==> flow/design.v <==
`timescale 1ns/100ps
module mult_stage( input clock, reset, start, nuke, 
		   input [63:0] product_in, mplier_in, mcand_in,
		   output logic done,
		   output logic [63:0] product_out, mplier_out, mcand_out
		  );
	logic [63:0] prod_in_reg, partial_prod_reg;
	logic [63:0] partial_product, next_mplier, next_mcand;
	assign product_out = prod_in_reg + partial_prod_reg;
	assign partial_product = mplier_in[7:0] * mcand_in;
	assign next_mplier = {8'b0,mplier_in[63:8]};
	assign next_mcand = {mcand_in[55:0],8'b0};
	always_ff @(posedge clock) begin
		prod_in_reg      <= product_in;
		partial_prod_reg <= partial_product;
		mplier_out       <= next_mplier;
		mcand_out        <= next_mcand;
	end
	always_ff @(posedge clock) begin
		if(reset)
			done <= 1'b0;
		else if(nuke)
			done <= 1'b0;
		else
			done <= start;
	end
endmodule
`timescale 1ns/100ps
module mult(	input clock, reset, nuke, 
		input [63:0] mcand, mplier,
		input start,
		output [63:0] product,
		output done
	   );
  	logic [63:0] mcand_out, mplier_out;
  	logic [(7*64)-1:0] internal_products, internal_mcands, internal_mpliers;
  	logic [6:0] internal_dones;
	mult_stage mstage [7:0]  (
		.clock(clock),
		.reset(reset),
		.nuke(nuke), 
		.product_in({internal_products,64'h0}),
		.mplier_in({internal_mpliers,mplier}),
		.mcand_in({internal_mcands,mcand}),
		.start({internal_dones,start}),
		.product_out({product,internal_products}),
		.mplier_out({mplier_out,internal_mpliers}),
		.mcand_out({mcand_out,internal_mcands}),
		.done({done,internal_dones})
	);
endmodule
# From RTL to reports: mult
# Each step is given for the RTL above and for the edited RTL.
# Lines under "orig" count in the file above, lines under "edited" in the edited file.
# "diff" is "edited" less "orig", of the values as shown; "change_rel_pct" is that difference over "orig", in percent.
# Operators carry their Yosys type and port widths (W data, S select, Z words).
# Cell names lack the library's common part.
# The mark n/a stands for no value.
[setup] top_module="mult" clock_port="clock" cell_library="sky130hd" corner="tt_025C_1v80"

# Edit of the RTL
# Unified diff, file above to edited file.
# This change comes from a script, not from a designer. The edited design behaves differently; no optimisation was intended.
# begin of diff
@@ -18,7 +18,5 @@
 	end
 	always_ff @(posedge clock) begin
-		if(reset)
-			done <= 1'b0;
-		else if(nuke)
+		if(nuke)
 			done <= 1'b0;
 		else
# end of diff

# Word-level counts
# Yosys after proc, flatten, opt, wreduce and memory -nomap, before mapping. Enables and synchronous resets that opt folds into registers are not counted as muxes. Memory bits, and registers merged into a memory's read port (data or address), are not among the register bits. Print and check cells are not counted. Equal cells are merged and count once.
[op_classes] item="addsub" orig=7 edited=7 diff=0 change_rel_pct=0.00
[op_classes] item="multipliers" orig=8 edited=8 diff=0 change_rel_pct=0.00
[op_classes] item="n_reduce_logical" orig=1 edited=0 diff=-1 change_rel_pct=-100.00
[op_table] cell="$reduce_or A2 Y1" orig=1 edited=0 diff=-1 change_rel_pct=-100.00
[op_table] cell="$add A64 B64 Y64" orig=7 edited=7 diff=0 change_rel_pct=0.00
[op_table] cell="$mul A8 B16 Y16" orig=1 edited=1 diff=0 change_rel_pct=0.00
[op_table] cell="$mul A8 B24 Y24" orig=1 edited=1 diff=0 change_rel_pct=0.00
[op_table] cell="$mul A8 B32 Y32" orig=1 edited=1 diff=0 change_rel_pct=0.00
[op_table] cell="$mul A8 B40 Y40" orig=1 edited=1 diff=0 change_rel_pct=0.00
[op_table] cell="$mul A8 B48 Y48" orig=1 edited=1 diff=0 change_rel_pct=0.00
[op_table] cell="$mul A8 B56 Y56" orig=1 edited=1 diff=0 change_rel_pct=0.00
[op_table] cell="$mul A8 B64 Y64" orig=1 edited=1 diff=0 change_rel_pct=0.00
[op_table] cell="$mul A8 B8 Y8" orig=1 edited=1 diff=0 change_rel_pct=0.00
[bits] item="reg_bits" orig=1192 edited=1192 diff=0 change_rel_pct=0.00
[bits] item="output_inout_bits" orig=65 edited=65 diff=0 change_rel_pct=0.00

# Longest topological paths
# Depth = most cells in a row (Yosys ltp): at word level without a register or memory, in the mapped netlist without a sequential cell, where the memories' decode and read muxes count.
[logic_depth] item="word_depth" orig=1 edited=1 diff=0 change_rel_pct=0.00
[logic_depth] item="ABC_AREA" orig="0" edited="0"
[logic_depth] item="ltp_mapped" orig=23 edited=23 diff=0 change_rel_pct=0.00
[logic_depth] item="ltp_nobuf" orig=21 edited=22 diff=1 change_rel_pct=4.76

# Mapped cells and area
# Yosys stat after the flow's synthesis: flattened, memories mapped to cells. It holds for the ABC_AREA given above (unset counts as 0); a run with the other value may have another netlist.
[mapped] item="mapped_cells" orig=9442 edited=9439 diff=-3 change_rel_pct=-0.03
[mapped] item="area_um2" orig=94169.1 edited=94225.4 diff=56.3 change_rel_pct=0.06
[mapped] item="seq_area_um2" orig=23862.9 edited=23862.9 diff=0.0 change_rel_pct=0.00
[mapped] item="ffs" orig=1192 edited=1192 diff=0 change_rel_pct=0.00
[mapped] item="buf_cells" orig=289 edited=280 diff=-9 change_rel_pct=-3.11
[by_type] cell="o21ai_0" orig=222 edited=166 diff=-56 change_rel_pct=-25.23
[by_type] cell="o21ai_1" orig=4 edited=39 diff=35 change_rel_pct=875.00
[by_type] cell="nand2_1" orig=768 edited=800 diff=32 change_rel_pct=4.17
[by_type] cell="nor2_1" orig=251 edited=229 diff=-22 change_rel_pct=-8.76
[by_type] cell="xnor2_1" orig=401 edited=387 diff=-14 change_rel_pct=-3.49
[by_type] cell="o21a_1" orig=67 edited=53 diff=-14 change_rel_pct=-20.90
[by_type] cell="nor2b_1" orig=47 edited=59 diff=12 change_rel_pct=25.53
[by_type] cell="a21oi_1" orig=381 edited=392 diff=11 change_rel_pct=2.89
[by_type] cell="xor2_1" orig=129 edited=140 diff=11 change_rel_pct=8.53
[by_type] cell="a21boi_0" orig=20 edited=9 diff=-11 change_rel_pct=-55.00
[by_type] cell="clkbuf_1" orig=232 edited=222 diff=-10 change_rel_pct=-4.31
[by_type] cell="nor3_1" orig=54 edited=64 diff=10 change_rel_pct=18.52
[by_type] cell="a211o_1" orig=6 edited=16 diff=10 change_rel_pct=166.67
[by_type] cell="nand4_1" orig=43 edited=36 diff=-7 change_rel_pct=-16.28
[by_type] cell="and4_1" orig=14 edited=7 diff=-7 change_rel_pct=-50.00
[by_type] cell="nor4_1" orig=14 edited=7 diff=-7 change_rel_pct=-50.00
[by_type] cell="a221o_1" orig=4 edited=11 diff=7 change_rel_pct=175.00
[by_type] cell="a21o_1" orig=232 edited=238 diff=6 change_rel_pct=2.59
# Not every row of either side is listed.
# By module: a second synthesis without flattening, with its own total; a netlist apart from the flattened one above.
[unflattened] item="hier_cells" orig=19361 edited=19657 diff=296 change_rel_pct=1.53
[unflattened] item="area_unflattened_um2" orig=184750.9 edited=186672.8 diff=1921.9 change_rel_pct=1.04
# Rows give one instance, submodules left out.
[modules_orig] module="mult_stage" n_inst=8 cells=2420 mod_area_um2=23093.4 seq_area_um2=4824.6
[modules_orig] module="mult" n_inst=1 cells=1 mod_area_um2=3.8 seq_area_um2=0.0
[modules_edited] module="mult_stage" n_inst=8 cells=2457 mod_area_um2=23333.6 seq_area_um2=4824.6
[modules_edited] module="mult" n_inst=1 cells=1 mod_area_um2=3.8 seq_area_um2=0.0

# Worst setup path after synthesis
# OpenSTA on the mapped netlist: ideal clock, no wires. The path of least setup slack (recovery checks aside). Input and output delay are each 20% of the period. Register names are those of the netlist, which keeps one name where synthesis merged equal registers.
[synth_timing] item="kind" orig="input-to-reg" edited="input-to-reg"
[synth_timing] item="startpoint" orig="input port mplier[5]" edited="input port mplier[7]"
[synth_timing] item="endpoint" orig="register mstage[0].partial_prod_reg[48]" edited="register mstage[0].partial_prod_reg[62]"
[synth_timing] item="clock_period_ps" orig=7000 edited=7000 diff=0 change_rel_pct=0.00
[synth_timing] item="t_first_pin_ps" orig=1400 edited=1400 diff=0 change_rel_pct=0.00
[synth_timing] item="arrival_time_ps" orig=6360 edited=6606 diff=246 change_rel_pct=3.87
[synth_timing] item="setup_slack_ps" orig=516 edited=322 diff=-194
[synth_timing] item="delay_ps" orig=5085 edited=5278 diff=193 change_rel_pct=3.80
[synth_timing] item="path_stages" orig=22 edited=23 diff=1 change_rel_pct=4.55
[synth_timing] item="n_path_buf" orig=2 edited=3 diff=1 change_rel_pct=50.00
[synth_timing] item="synth_period_reached_ps" orig=6484 edited=6678 diff=194 change_rel_pct=2.99
# "delay_ps" = arrival - input delay + setup time.
# "path_stages": output pins that drive a net of the path, with the launching flip-flop's if there is one; two outputs of one cell count as two.
# "synth_period_reached_ps" = period - worst setup slack (recovery checks aside). The figure is calculated, with input and output delays left at 20% of the set period.
# The rows between start and end are the longest chain of elaborated cells between them; the timing report does not say that the signal goes this way. Where chains are equally long, one stands for them.
# A line is the first line of the expression or statement that the cell stems from. Yosys adds cells for indexed reads and writes and turns some case tables into memories.
[synth_between_orig] cell_sequence="clkbuf_1 clkbuf_1 nand2_1 fa_1 inv_1 fa_1 fa_1 inv_1 fa_1 inv_1 ha_1 a2111oi_0 o21ai_0 a32oi_1 o21ai_0 a21oi_1 o21ai_0 o21ai_0 o41a_1 o21ai_0 a21oi_1 xnor2_1" elab_chain_cells=1
[synth_lines_orig] item="start: declaration" line=30 rtl="input [63:0] mcand, mplier,"
[synth_lines_orig] item="$mul A8 B64 Y64" line=10
[synth_lines_orig] item="end: assignment" line=15
[synth_lines_orig] item="end: declaration" line=7 rtl="logic [63:0] prod_in_reg, partial_prod_reg;"
[synth_between_edited] cell_sequence="clkbuf_1 clkbuf_1 and2_1 fa_1 fa_1 fa_1 inv_1 fa_1 inv_1 ha_1 buf_2 a21o_1 a21o_1 a221o_1 a21o_1 a221o_1 a31o_2 a21o_1 a211o_1 nand3_2 o21ai_2 a311oi_2 xnor2_1" elab_chain_cells=1
[synth_lines_edited] item="start: declaration" line=28 rtl="input [63:0] mcand, mplier,"
[synth_lines_edited] item="$mul A8 B64 Y64" line=10
[synth_lines_edited] item="end: assignment" line=15
[synth_lines_edited] item="end: declaration" line=7 rtl="logic [63:0] prod_in_reg, partial_prod_reg;"

# Path in the finished layout
# Path of least setup slack in the final report of the runs of set A (OpenROAD, finished layout, wires in). Where an end is a register, its clock arrival counts in the times.
# The report prints the path's times to 10 ps; the period is as set.
[layout_timing] item="kind" orig="input-to-reg" edited="input-to-reg"
[layout_timing] item="startpoint" orig="input port mplier[2]" edited="input port mcand[19]"
[layout_timing] item="endpoint" orig="register mstage[0].partial_prod_reg[49]" edited="register mstage[0].partial_prod_reg[63]"
[layout_timing] item="clock_period_ps" orig=6660 edited=6660 diff=0 change_rel_pct=0.00
[layout_timing] item="t_first_pin_ps" orig=1330 edited=1330 diff=0 change_rel_pct=0.00
[layout_timing] item="arrival_time_ps" orig=7160 edited=7230 diff=70 change_rel_pct=0.98
[layout_timing] item="setup_slack_ps" orig=170 edited=140 diff=-30
[layout_timing] item="path_stages" orig=23 edited=21 diff=-2 change_rel_pct=-8.70
[layout_timing] item="n_path_buf" orig=4 edited=1 diff=-3 change_rel_pct=-75.00
# The rows between start and end are the longest chain of elaborated cells between them; the timing report does not say that the signal goes this way. Where chains are equally long, one stands for them.
[layout_between_orig] cell_sequence="clkdlybuf4s50_1 buf_12 buf_4 and2_1 fa_1 fa_1 fa_1 inv_1 fa_1 inv_1 ha_1 and3_1 and2_1 o2111ai_2 o211a_1 o21ai_0 nand2_1 a32oi_1 buf_4 a21oi_1 o31ai_1 a221oi_1 xnor2_1" elab_chain_cells=1
[layout_lines_orig] item="start: declaration" line=30 rtl="input [63:0] mcand, mplier,"
[layout_lines_orig] item="$mul A8 B64 Y64" line=10
[layout_lines_orig] item="end: assignment" line=15
[layout_lines_orig] item="end: declaration" line=7 rtl="logic [63:0] prod_in_reg, partial_prod_reg;"
[layout_between_edited] cell_sequence="clkdlybuf4s50_1 and2_1 fa_1 fa_1 fa_1 inv_1 fa_1 inv_1 ha_1 a21o_1 a21o_1 a21oi_2 o31ai_2 a221o_1 a2111oi_4 o21a_1 o31ai_2 a41o_1 a221o_1 a21oi_2 xnor2_1" elab_chain_cells=1
[layout_lines_edited] item="start: declaration" line=28 rtl="input [63:0] mcand, mplier,"
[layout_lines_edited] item="$mul A8 B64 Y64" line=10
[layout_lines_edited] item="end: assignment" line=15
[layout_lines_edited] item="end: declaration" line=7 rtl="logic [63:0] prod_in_reg, partial_prod_reg;"

# Flow runs
# Runs of the flow (Yosys, OpenROAD) on both versions; the two runs of a pair have the same settings. The constraints put input and output delay at 20% of the set period each and load the outputs with 0.01 pF.
[flow_settings_set_A] CORE_UTILIZATION=40 period_ns=6.66 CAP_MARGIN=20 CORE_MARGIN=2 SLEW_MARGIN=20
[measured_set_A] item="post_synth_area_um2" orig=94169.1 edited=94225.4 diff=56.3 change_rel_pct=0.06
[measured_set_A] item="design.die.area_um2" orig=239322.0 edited=239463.0 diff=141.0 change_rel_pct=0.06
[measured_set_A] item="post_route_stdcell_area_um2" orig=106234.0 edited=106717.0 diff=483.0 change_rel_pct=0.45
[measured_set_A] item="worstSetupSlack_ps" orig=170 edited=139 diff=-31
[measured_set_A] item="fin_tns_ps" orig=0 edited=0 diff=0
[measured_set_A] item="design_power_w" orig=0.054172 edited=0.054338 diff=0.000166 change_rel_pct=0.31
[flow_settings_set_B] CORE_UTILIZATION=29 CTS_CLUSTER_SIZE=42 PLACE_DENSITY=0.71 period_ns=3.9 CAP_MARGIN=20 CORE_MARGIN=2 SLEW_MARGIN=20
[measured_set_B] item="post_synth_area_um2" orig=94169.1 edited=94225.4 diff=56.3 change_rel_pct=0.06
[measured_set_B] item="design.die.area_um2" orig=329292.0 edited=329493.0 diff=201.0 change_rel_pct=0.06
[measured_set_B] item="post_route_stdcell_area_um2" orig=119443.0 edited=121479.0 diff=2036.0 change_rel_pct=1.70
[measured_set_B] item="worstSetupSlack_ps" orig=-1544 edited=-1724 diff=-180
[measured_set_B] item="fin_tns_ps" orig=-167323 edited=-189486 diff=-22163
[measured_set_B] item="design_power_w" orig=0.11112 edited=0.114311 diff=0.003191 change_rel_pct=2.87
# By "design_power_w" is meant OpenSTA's value without simulated activity: inputs other than the clock are taken to toggle once in ten clock periods, and the tool carries that through the logic.
